==> flow/design.v <==
`timescale 10 ns / 1 ns
module alu(
	input  [32 - 1:0]  A,
	input  [32 - 1:0]  B,
	input  [              2:0]  ALUop,
	output                      Overflow,
	output                      CarryOut,
	output                      Zero,
	output [32 - 1:0]  Result
);
	wire CarryIn = (ALUop[2]==1'b1||ALUop[1:0]==2'b11);								 
	wire [32 :0] A_Extended = {A[32 - 1],A};	 
	wire [32 :0] B_Extended = {B[32 - 1],B};
	wire [32 :0] B_Convert = (ALUop[2]==1'b1||ALUop[1:0]==2'b11)? ~B_Extended : B_Extended; 
	wire [32 + 1:0] C = A_Extended+B_Convert+CarryIn;	 
	wire [32 - 1:0] Less;
	assign Result=({32{ALUop==3'b000}}&(A&B))
				|({32{ALUop==3'b001}}&(A|B))
				|({32{ALUop==3'b100}}&(A^B))
				|({32{ALUop==3'b101}}&~(A|B))
				|({32{ALUop[1:0]==2'b10}}&(C[32 - 1:0]))
				|({32{ALUop[1:0]==2'b11}}&(Less));
	assign Zero=(Result==32'b0);
	assign CarryOut=(ALUop[2]||ALUop[1:0])^C[32+1];
	assign Overflow=C[32]^C[32-1];				 
	assign Less={{(32-1){1'b0}},(ALUop[2]&&C[32])||((~ALUop[2])&&CarryOut)};
endmodule
`timescale 10 ns / 1 ns
module shifter (
	input  [32 - 1:0] A,
	input  [              4:0] B,
	input  [              1:0] Shiftop,
	output [32 - 1:0] Result
);
	localparam Left_logical     = 2'b00;
	localparam Right_logical    = 2'b10;
	localparam Right_arthimetic = 2'b11;
	wire   [2*32-1:0] extended_data = {{32{A[32-1]}},A};
	assign Result = {32{Shiftop==Left_logical}} & (A<<B) |
	                {32{Shiftop==Right_logical}} & (A>>B) |
					{32{Shiftop==Right_arthimetic}} & extended_data[{1'b0,B}+:32];
endmodule
`timescale 10 ns / 1 ns
module reg_file(
	input                       clk,
	input  [5 - 1:0]  waddr,
	input  [5 - 1:0]  raddr1,
	input  [5 - 1:0]  raddr2,
	input                       wen,
	input  [32 - 1:0]  wdata,
	output [32 - 1:0]  rdata1,
	output [32 - 1:0]  rdata2
);
	reg [32-1:0] rf [31:0];
	always @(posedge clk)
	begin
		if(wen==1'b1 && waddr!=5'b0) 
		rf [waddr]<= wdata; 
	end
	assign rdata1=(raddr1==0)?0:rf[raddr1];
	assign rdata2=(raddr2==0)?0:rf[raddr2]; 
endmodule
`timescale 10ns / 1ns
module custom_cpu(
	input         clk,
	input         rst,
	output [31:0] PC,
	output        Inst_Req_Valid,
	input         Inst_Req_Ready,
	input  [31:0] Instruction,
	input         Inst_Valid,
	output        Inst_Ready,
	output [31:0] Address,
	output        MemWrite,
	output [31:0] Write_data,
	output [ 3:0] Write_strb,
	output        MemRead,
	input         Mem_Req_Ready,
	input  [31:0] Read_data,
	input         Read_data_Valid,
	output        Read_data_Ready,
	output [31:0] cpu_perf_cnt_0,
	output [31:0] cpu_perf_cnt_1,
	output [31:0] cpu_perf_cnt_2
);
	wire [31:0] opnumber_1, opnumber_2;
	wire [ 2:0] ALUop;
	wire overflow,carryout,zero;
	wire [31:0] result_1;
	wire [31:0] shift_data;
	wire [ 4:0] shift_amount;
	wire [ 1:0] shiftop;
	wire [31:0] result_2;
	wire [ 4:0] RF_raddr1;
	wire [ 4:0] RF_raddr2;
	wire [31:0] RF_rdata1, RF_rdata2;
	wire	    RF_wen;
	wire [ 4:0] RF_waddr;
	wire [31:0]	RF_wdata;
	alu alu_u0(opnumber_1,opnumber_2,ALUop,overflow,carryout,zero,result_1); 
	shifter shifter_u0(shift_data,shift_amount,shiftop,result_2); 
	reg_file reg_file_u0(clk,RF_waddr,RF_raddr1,RF_raddr2,RF_wen,RF_wdata,RF_rdata1,RF_rdata2); 
	reg  [31:0] IR;  
	reg  [31:0] MDR;  
	reg  [31:0] PC_reg;  
	reg  [31:0] PC_next_reg;  
	reg  [31:0] ALUout;  
	wire [ 6:0] opcode      = IR[ 6: 0];
	wire [ 4:0] rd          = IR[11: 7];
	wire [ 2:0] funct3      = IR[14:12];
	wire [ 4:0] rs1         = IR[19:15];
	wire [ 4:0] rs2         = IR[24:20];
	wire [ 6:0] funct7      = IR[31:25];
	wire [11:0] I_immediate = IR[31:20];
	wire [11:0] S_immediate = {IR[31:25],IR[11:7]};
	wire [12:0] B_immediate = {IR[31],IR[7],IR[30:25],IR[11:8],1'b0};
	wire [31:0] U_immediate = {IR[31:12],12'b0};
	wire [20:0] J_immediate = {IR[31],IR[19:12],IR[20],IR[30:21],1'b0};
	wire R_type            = opcode[5] && opcode[4] && ~opcode[2];
	wire I_type            = ~opcode[5] && opcode[4] && ~opcode[2];
	wire R_calculate       = R_type && ~R_shift && ~multiply;
	wire R_shift           = R_type && (funct3[1:0]==2'b01);
	wire multiply          = R_type && (funct7[0]);
	wire I_calculate       = I_type && ~I_shift;
	wire I_shift           = I_type && (funct3[1:0]==2'b01);
	wire calculate         = R_calculate || I_calculate;
	wire shift             = R_shift || I_shift;
	wire jump              = opcode[6] && opcode[2];
	wire branch            = opcode[6] && ~opcode[2];
	wire load              = ~opcode[5] && ~opcode[4];
	wire store             = ~opcode[6] && opcode[5] && ~opcode[4];
	wire load_imm          = ~opcode[6] && opcode[2];
	wire jal               = jump && opcode[3];
	wire jalr              = jump && ~opcode[3];
	wire [2:0] ALUsrc_state = {(current_state[3:1]==3'b000), current_state[3],current_state[2]||current_state[1]};  
	wire [1:0] ALUsrcA      = {jalr,load_imm};
	wire [2:0] ALUsrcB1     = {branch,jal,jalr};
	wire [3:0] ALUsrcB2     = {load_imm,branch || R_calculate || multiply,load || I_calculate,store};
	localparam INIT      = 9'b000000001,  
			   IF        = 9'b000000010,  
			   IW        = 9'b000000100,  
			   ID        = 9'b000001000,  
			   EX        = 9'b000010000,  
			   STORE     = 9'b000100000,  
			   LOAD      = 9'b001000000,  
			   RDW       = 9'b010000000,  
			   WB        = 9'b100000000;  
	reg [8:0] current_state;
	reg [8:0] next_state;
	always @(posedge clk)begin
		if(rst==1'b1)
			current_state <= INIT;
		else
			current_state <= next_state;
	end
	always @(*)begin
		if(rst==1'b1)
			next_state = INIT;
		else begin
			case(current_state)
			INIT: 
				next_state = IF;  
			IF:   begin
				if(Inst_Req_Ready==1'b1)  
					next_state = IW;
				else
					next_state = IF;
			end
			IW:   begin
				if(Inst_Valid==1'b1)  
					next_state = ID;
				else
					next_state = IW;
			end
			ID:   
				next_state = EX;  
			EX:   begin
				if(branch)
					next_state = IF;
				else if(calculate||shift||jump||load_imm||multiply)
					next_state = WB;
				else if(store)
					next_state = STORE;
				else if(load)
					next_state = LOAD;
				else
					next_state = EX;
			end
			STORE:begin
				if(Mem_Req_Ready==1'b1)  
					next_state = IF;
				else
					next_state = STORE;
			end
			LOAD: begin
				if(Mem_Req_Ready==1'b1)  
					next_state = RDW;
				else
					next_state = LOAD;
			end
			RDW:  begin
				if(Read_data_Valid==1'b1)  
					next_state = WB;
				else
					next_state = RDW;
			end
			WB:
				next_state = IF;
			default:
				next_state = INIT;
			endcase
		end
	end
	always @(posedge clk)begin
		if(current_state==INIT)  
			PC_next_reg <= 32'b0;
		else if(current_state==IF || current_state==IW)  
			PC_next_reg <= ALUout;
	end
	wire [2:0] branch_type = {funct3[2:1]==2'b00,funct3[2:1]==2'b10,funct3[2:1]==2'b11};
	wire branch_condition = branch_type[2] && (funct3[0]^zero) ||
							branch_type[1] && (funct3[0]^result_1[0]) ||
							branch_type[0] && (funct3[0]^carryout);  
	always @(posedge clk)begin
		if(current_state==INIT)
			PC_reg <= 32'b0;
		else if(current_state==ID && ~jump && ~branch && ~load_imm)
			PC_reg <= PC_next_reg;
		else if(current_state==EX)begin
			if(branch && branch_condition)
				PC_reg <= ALUout;
			else if(branch && ~branch_condition)
				PC_reg <= PC_next_reg;
			else if(jump)
				PC_reg <= ALUout;
			else if(load_imm)
				PC_reg <= PC_next_reg;
		end
	end
	always @(posedge clk)begin
		if(current_state[2] && Inst_Valid)
			IR <= Instruction;
	end
	always @(posedge clk)begin
		if(current_state[7] && Read_data_Valid)
			MDR <= Read_data;
	end
	always @(posedge clk)begin
		ALUout <= result_1;
	end
	assign PC = PC_reg;
	assign RF_raddr1       = rs1;
	assign RF_raddr2       = rs2;
	wire   write_condition = calculate||shift||load||load_imm||jump||multiply;
	assign RF_wen          = (current_state == WB)&&(write_condition);
	assign RF_waddr        = rd;
	wire [31:0] calculate_wdata = {32{calculate}} & ALUout;
	wire [31:0] shift_wdata     = {32{shift}} & result_2;
	wire [63:0] full_multiply_result = RF_rdata1*RF_rdata2;
	wire [31:0] multiply_wdata  = {32{multiply}} & full_multiply_result[31:0];
	wire [31:0] jump_wdata      = {32{jump}} & PC_next_reg;
	wire [31:0] load_imm_wdata  = {32{load_imm}} & (opcode[5]? U_immediate:ALUout);
	wire [31:0] load_wdata; 
	wire [ 7:0] target_byte     = MDR[{ALUout[1:0],3'b0}+:8];
	wire [15:0] target_halfword = MDR[{ALUout[1:0],3'b0}+:16];
	wire [31:0] zeroextended_target_byte = {{24{1'b0}},target_byte};
	wire [31:0] zeroextended_target_halfword = {{16{1'b0}},target_halfword};
	wire [31:0] signextended_target_byte = {{24{target_byte[7]}},target_byte};
	wire [31:0] signextended_target_halfword = {{16{target_halfword[15]}},target_halfword};
	assign load_wdata           = {32{load}} &
								  {{32{(funct3==3'b000)}} & signextended_target_byte |
	                               {32{(funct3==3'b001)}} & signextended_target_halfword |
								   {32{(funct3==3'b010)}} & MDR |
								   {32{(funct3==3'b100)}} & zeroextended_target_byte |
								   {32{(funct3==3'b101)}} & zeroextended_target_halfword};
	assign RF_wdata             = load_wdata | calculate_wdata | shift_wdata | multiply_wdata |jump_wdata | load_imm_wdata;
	assign opnumber_1               = {32{ALUsrc_state[0]}} & PC_reg |
									  {32{ALUsrc_state[1]}} & (ALUsrcA[1]? RF_rdata1:PC_reg) |
									  {32{ALUsrc_state[2]}} & (ALUsrcA[0]? PC_reg:RF_rdata1);
	wire [31:0] signextended_Iimm   = {{20{I_immediate[11]}},I_immediate};
	wire [31:0] signextended_Jimm   = {{11{J_immediate[20]}},J_immediate};
	wire [31:0] signextended_Bimm   = {{19{B_immediate[12]}},B_immediate};
	wire [31:0] signextended_Simm   = {{20{S_immediate[11]}},S_immediate};
	assign opnumber_2               = {32{ALUsrc_state[0]}} & 32'b100 |
									  {32{ALUsrc_state[1]}} & {
										{32{ALUsrcB1[0]}} & signextended_Iimm |
										{32{ALUsrcB1[1]}} & signextended_Jimm |
										{32{ALUsrcB1[2]}} & signextended_Bimm } |
									  {32{ALUsrc_state[2]}} & {
										{32{ALUsrcB2[0]}} & signextended_Simm |
										{32{ALUsrcB2[1]}} & signextended_Iimm |
										{32{ALUsrcB2[2]}} & RF_rdata2 |
										{32{ALUsrcB2[3]}} & U_immediate};
	wire ADD_type              = (funct3==3'b000);
	wire AND_type              = funct3[2];
	wire SLT_type              = (funct3[2:1]==2'b01);
	wire [2:0] AND_op          = {~funct3[1],1'b0,funct3[1:0]==2'b10};
	wire [2:0] SLT_op          = {~funct3[0],2'b11};
	wire [2:0] ALUop_Rcal      = {3{R_calculate}} &
							     {{3{ADD_type}} & {funct7[5],2'b10} |
	                              {3{AND_type}} & AND_op |
							      {3{SLT_type}} & SLT_op};
	wire [2:0] ALUop_Ical      = {3{I_calculate}} &
								 {{3{ADD_type}} & {3'b010} |
								  {3{AND_type}} & AND_op |
								  {3{SLT_type}} & SLT_op};
	wire [2:0] ALUop_branch    = {3{branch}} &
								 {{3{~funct3[2]}} & 3'b110 |
								  {3{funct3[2:1]==2'b10}} & 3'b111 |
								  {3{funct3[1]}} & 3'b011};
	assign ALUop               = {3{ALUsrc_state[0] || ALUsrc_state[1]}} & {3'b010} |
								 {3{ALUsrc_state[2]}} & {
									{3{jump||load||store||load_imm}} & {3'b010} |
									ALUop_branch | ALUop_Rcal | ALUop_Ical
								 };
	assign shift_data   = shift? RF_rdata1 : RF_rdata2;
	assign shift_amount = {5{R_shift}} & RF_rdata2[4:0] |
						  {5{I_shift}} & I_immediate[4:0] |
						  {5{store}} & {ALUout[1:0],3'b000};
	assign shiftop      = {2{shift}} & {funct3[2],funct7[5]} |
						  {2{store}} & {2'b00};
	assign Inst_Req_Valid = current_state[1];
	assign Inst_Ready     = current_state[0] | current_state[2];
	assign Read_data_Ready= current_state[0] | current_state[7];
	assign MemRead        = current_state[6];
	assign MemWrite       = current_state[5];
	assign Address        = {32{current_state[1]}} & PC_reg |
						    {32{current_state[5] || current_state[6]}} & {ALUout[31:2],{2'b0}};
	assign Write_data     = result_2;
	wire [3:0] sb_strb    = {4{funct3[1:0]==2'b00}} & {ALUout[1:0]==2'b11,ALUout[1:0]==2'b10,ALUout[1:0]==2'b01,ALUout[1:0]==2'b00};
	wire [3:0] sh_strb    = {4{funct3[0]}} & {{2{ALUout[1]}},{2{~ALUout[1]}}};
	wire [3:0] sw_strb    = {4{funct3[1]}} & {4'b1111};
	assign Write_strb     = {4{store}} & (sb_strb | sh_strb | sw_strb);
	reg [31:0] cycle_cnt;
	always @(posedge clk)begin
		if(rst==1'b1)
			cycle_cnt <= 32'b0;
		else
			cycle_cnt <= cycle_cnt+32'b1;
	end
	assign cpu_perf_cnt_0 = cycle_cnt;
	reg [31:0] mem_cycle_cnt;
	always @(posedge clk)begin
		if(rst==1'b1)
			mem_cycle_cnt <= 32'b0;
		else if((current_state[6] || current_state[5]) && Mem_Req_Ready)  
			mem_cycle_cnt <= mem_cycle_cnt+32'b1;
	end
	assign cpu_perf_cnt_1 = mem_cycle_cnt;
	reg [31:0] inst_cycle_cnt;
	always @(posedge clk)begin
		if(rst==1'b1)
			inst_cycle_cnt <= 32'b0;
		else if(current_state[1] && Inst_Req_Ready)  
			inst_cycle_cnt <= inst_cycle_cnt+32'b1;
	end
	assign cpu_perf_cnt_2 = inst_cycle_cnt;
endmodule
# Tool chain data of custom_cpu
# The steps from the RTL of custom_cpu to its reports follow in flow order.
# Line numbers count from 1 in the design file above.
# Library cell names are shortened.
# The mark - stands for no value.
# design
top_module	custom_cpu
clock	clk
lib	sky130hd
lib_corner	tt_025C_1v80

# Word level
# Source: Yosys, flattened and elaborated, memories not mapped. Widths are those after wreduce. Print and check cells do not count.
# Yosys's memory passes give these memory sizes; they may raise the number of words (mostly to a power of two), join words into wider ones and drop unused or constant bits.
# bits
regBits	265
latchBits	0
ram_bits	1024
rom_bits	0
clocked_rd_ports_x_width	64
n_memories	1
in_bits	70
wordCells	267
# classes
addsub	5
mul	1
div_mod_pow	0
cmp	0
n_eq	28
n_shift	5
n_mux	28
logic	116
reduce_and_logical	74
# memory_table
memory	words	width	read_ports	wr	line_no	text
reg_file_u0.rf	32	32	2	1	54	reg [32-1:0] rf [31:0];
# ops
operator	n
bitwise AND 32 bit	32
multiplier 32 x 32 -> 32 bit	1
bitwise OR 32 bit	26
2-to-1 mux 32 bit	13
adder 32 x 1 -> 32 bit (second input constant)	3
parallel mux 9 bit (select 8 bit)	1
variable part select 64 x 6 -> 32 bit	1
logical AND 1 bit	34
adder 33 x 33 -> 34 bit	1
adder 34 x 1 -> 34 bit	1
inverter 33 bit	1
2-to-1 mux 33 bit	1
bitwise OR 3 x 32 -> 32 bit	1
bitwise AND 32 x 1 -> 32 bit	1
bitwise AND 32 x 16 -> 32 bit	1
XOR 32 bit	1
<< shifter 32 x 5 -> 32 bit	1
>> shifter 32 x 5 -> 32 bit	1
variable part select 32 x 6 -> 16 bit	1
variable part select 32 x 6 -> 8 bit	1
bitwise AND 32 x 8 -> 32 bit	1
inverter 32 bit	1
zero test 32 bit	1
2-to-1 mux 9 bit	3
logical OR 1 bit	24
bitwise AND 3 bit	7
== test 2 bit (second input constant)	9
bitwise OR 3 bit	6
# Other operator kinds: 38; their cells: 82.

# Logic depth
# Depth = most cells in a row (Yosys ltp): at word level without a register or memory, in the mapped netlist without a sequential cell, where the memories' decode and read muxes count.
# logic_depth
ltp_word	33
ABC_AREA	0
ltp_mapped	39
ltp_nobuf	33

# After synthesis
# Source: synth_stat.txt of the flow (Yosys; design flattened, memories mapped). It holds for the ABC_AREA given above (unset counts as 0); a run with the other value may have another netlist.
# Totals and module areas in this step are rounded.
# synth_totals
mapped_cells	6787
yosys_area_mm2	0.085
sequential_area_mm2	0.037
flip_flops	1297
buffers	477
# types
cell	n	type_area_um2
edfxtp_1	1086	3.26E+04
mux4_2	633	1.43E+04
fa_1	409	8.19E+03
dfxtp_1	211	4.22E+03
ha_1	221	2.77E+03
nor2_1	635	2.38E+03
inv_1	569	2.14E+03
mux2i_1	207	2.07E+03
nand2_1	527	1.98E+03
a21oi_1	251	1.26E+03
clkbuf_1	331	1.24E+03
xnor2_1	123	1.08E+03
o21ai_0	174	870.835
xor2_1	95	832.048
nand2b_1	96	600.576
mux2_2	53	596.822
a211oi_1	70	525.504
nor2b_1	83	519.248
# Other cell types: 75; their cells: 1013.
# The figures by module come from a second, unflattened synthesis with its own total; it is not the netlist above.
# unflattened
cells_unflattened	6756
hier_area_mm2	0.085
# Rows give one instance, submodules left out.
# modules
module	n_inst	cells	mod_area_mm2	seq_area_mm2
reg_file	1	2400	0.047	0.031
custom_cpu	1	3224	0.029	0.0059
alu	1	653	0.0047	0
shifter	1	479	0.004	0

# Worst setup path after synthesis
# Path of least setup slack by OpenSTA after synthesis, without wires, with an ideal clock, recovery checks aside; 20% of the period is set as input and as output delay. Where synthesis merged equal registers, the netlist keeps one of their names.
# synth_path
path_type	flip-flop to flip-flop
startpoint	register (no name shown)
endpoint	memory reg_file_u0.rf[0][29]
period_ns	11.0
setup_time_ns	0.454
t_first_pin_ns	0.000
t_arrival_ns	10.466
required_time_ns	10.546
path_slack_ns	0.080
path_delay_ns	10.920
stages	38
n_path_buf	6
period_less_setup_slack_ns	10.92
# "path_delay_ns" = arrival - input delay + setup time.
# "stages" counts driving pins, that of a launching flip-flop among them; a cell with two outputs on the path counts twice.
# "period_less_setup_slack_ns" is the clock period less the worst setup slack; recovery checks do not enter. This is arithmetic on one report: input and output delays are still those of the set period (20% each).
# synth_via
path_cell_list	dfxtp_1 > buf_2 > buf_2 > buf_2 > mux4_2 > mux4_2 > mux2i_1 > or2_2 > clkbuf_1 > clkbuf_1 > clkbuf_1 > nor2_1 > fa_1 > inv_1 > fa_1 > inv_1 > fa_1 > inv_1 > [2 not listed] > ha_1 > ha_1 > fa_1 > inv_1 > fa_1 > inv_1 > ha_1 > and3_1 > a221oi_1 > o21bai_1 > a41o_1 > o311ai_0 > nand4_1 > a41oi_1 > o21ai_0 > a31oi_1 > xnor2_1 > o21ai_0
# synth_lines
element	line_no	text
end, declared	54	reg [32-1:0] rf [31:0];
# Chain of elaborated cells between the ends: none given.

# Timing after layout
# From the final timing report of record 1: the path of least setup slack in the routed layout; clock arrival at registers is part of the times.
# layout_path
path_type	flip-flop to flip-flop
startpoint	register (no name shown)
endpoint	memory reg_file_u0.rf[3][30]
period_ns	11.0
setup_time_ns	0.23
t_first_pin_ns	0.75
t_arrival_ns	11.17
required_time_ns	11.53
path_slack_ns	0.36
stages	35
n_path_buf	7
# layout_via
path_cell_list	dfxtp_2 > buf_12 > buf_16 > buf_16 > buf_16 > buf_12 > buf_4 > mux4_2 > mux4_2 > mux2i_1 > nor2_2 > and2_1 > fa_1 > inv_1 > fa_1 > inv_1 > ha_1 > fa_1 > inv_1 > fa_1 > fa_1 > inv_1 > fa_1 > inv_1 > fa_1 > inv_1 > ha_1 > a21oi_1 > o221ai_2 > nand2_1 > o21ai_0 > a221oi_2 > o211ai_1 > buf_4 > or3_4
# layout_lines
element	line_no	text
end, declared	54	reg [32-1:0] rf [31:0];
# Chain of elaborated cells between the ends: none given.

# Measured results for custom_cpu: 6 stored runs of the Yosys and OpenROAD flow on sky130hd. The settings differ; the order carries no meaning. The constraints put input and output delay at 20% of the set period each and load the outputs with 0.01 pF.
# "clock_period_reached_ns" is the run's clock period less its worst setup slack. It is reckoned from that one timing run; input and output delays stay at 20% of the period that was set.
# "worst_setup_path_time_ns" = time allowed to the worst setup path (clock period - input delay - output delay, where it has them) - its slack; a late launch clock adds to it, a late capture clock takes from it.
# The measured numbers are rounded.
# A setting shown as n/a is not set for that run.
setting or result,record 1,record 2,record 3,record 4,record 5,record 6
CELL_PAD_IN_SITES_GLOBAL_PLACEMENT,2,n/a,0,1,n/a,2
CORE_ASPECT_RATIO,0.78,n/a,n/a,n/a,n/a,0.78
CORE_UTILIZATION,57,40,44,40,33,40
CTS_CLUSTER_DIAMETER,224,n/a,n/a,326,n/a,351
CTS_CLUSTER_SIZE,79,n/a,n/a,10,n/a,79
GPL_TIMING_DRIVEN,0,n/a,n/a,n/a,n/a,n/a
MAX_ROUTING_LAYER,met4,n/a,n/a,n/a,n/a,met4
PLACE_DENSITY_LB_ADDON,0.2,n/a,n/a,n/a,0.26,0.2
SETUP_SLACK_MARGIN,1.76,n/a,2.2,2.69,0.51,n/a
SLEW_MARGIN,15,20,20,20,20,15
period_ns,11.0,10.6,9.21,11.0,6.85,11.0
CAP_MARGIN,20,20,20,30,20,20
CORE_MARGIN,2,2,10,8,5,2
ABC_AREA,n/a,n/a,0,n/a,n/a,n/a
GPL_ROUTABILITY_DRIVEN,n/a,n/a,1,n/a,n/a,n/a
PLACE_DENSITY,n/a,n/a,0.61,n/a,n/a,n/a
TNS_END_PERCENT,n/a,n/a,60,95,n/a,n/a
yosys.chip_area_mm2,0.085,0.085,0.085,0.085,0.085,0.085
final_die_area_mm2,0.15,0.22,0.21,0.23,0.27,0.22
finish.stdcell_area_mm2,0.1,0.099,0.1,0.1,0.11,0.094
utilization_pct,68,47,53,49,42,45
worst_setup_slack_ns,0.36,0.18,-0.50,1.2,-2.9,0.41
tns_ns,0.000,0.000,-60,0.000,-1800,0.000
worst_hold_slack_ns,0.51,0.47,0.48,0.46,0.49,0.50
clock_period_reached_ns,10.645,10.422,9.713,9.792,9.709,10.589
worst_setup_path_time_ns,10.64,10.42,9.71,9.79,9.71,10.59
critical_path_type,flip-flop to flip-flop,flip-flop to flip-flop,flip-flop to flip-flop,flip-flop to flip-flop,flip-flop to flip-flop,flip-flop to flip-flop
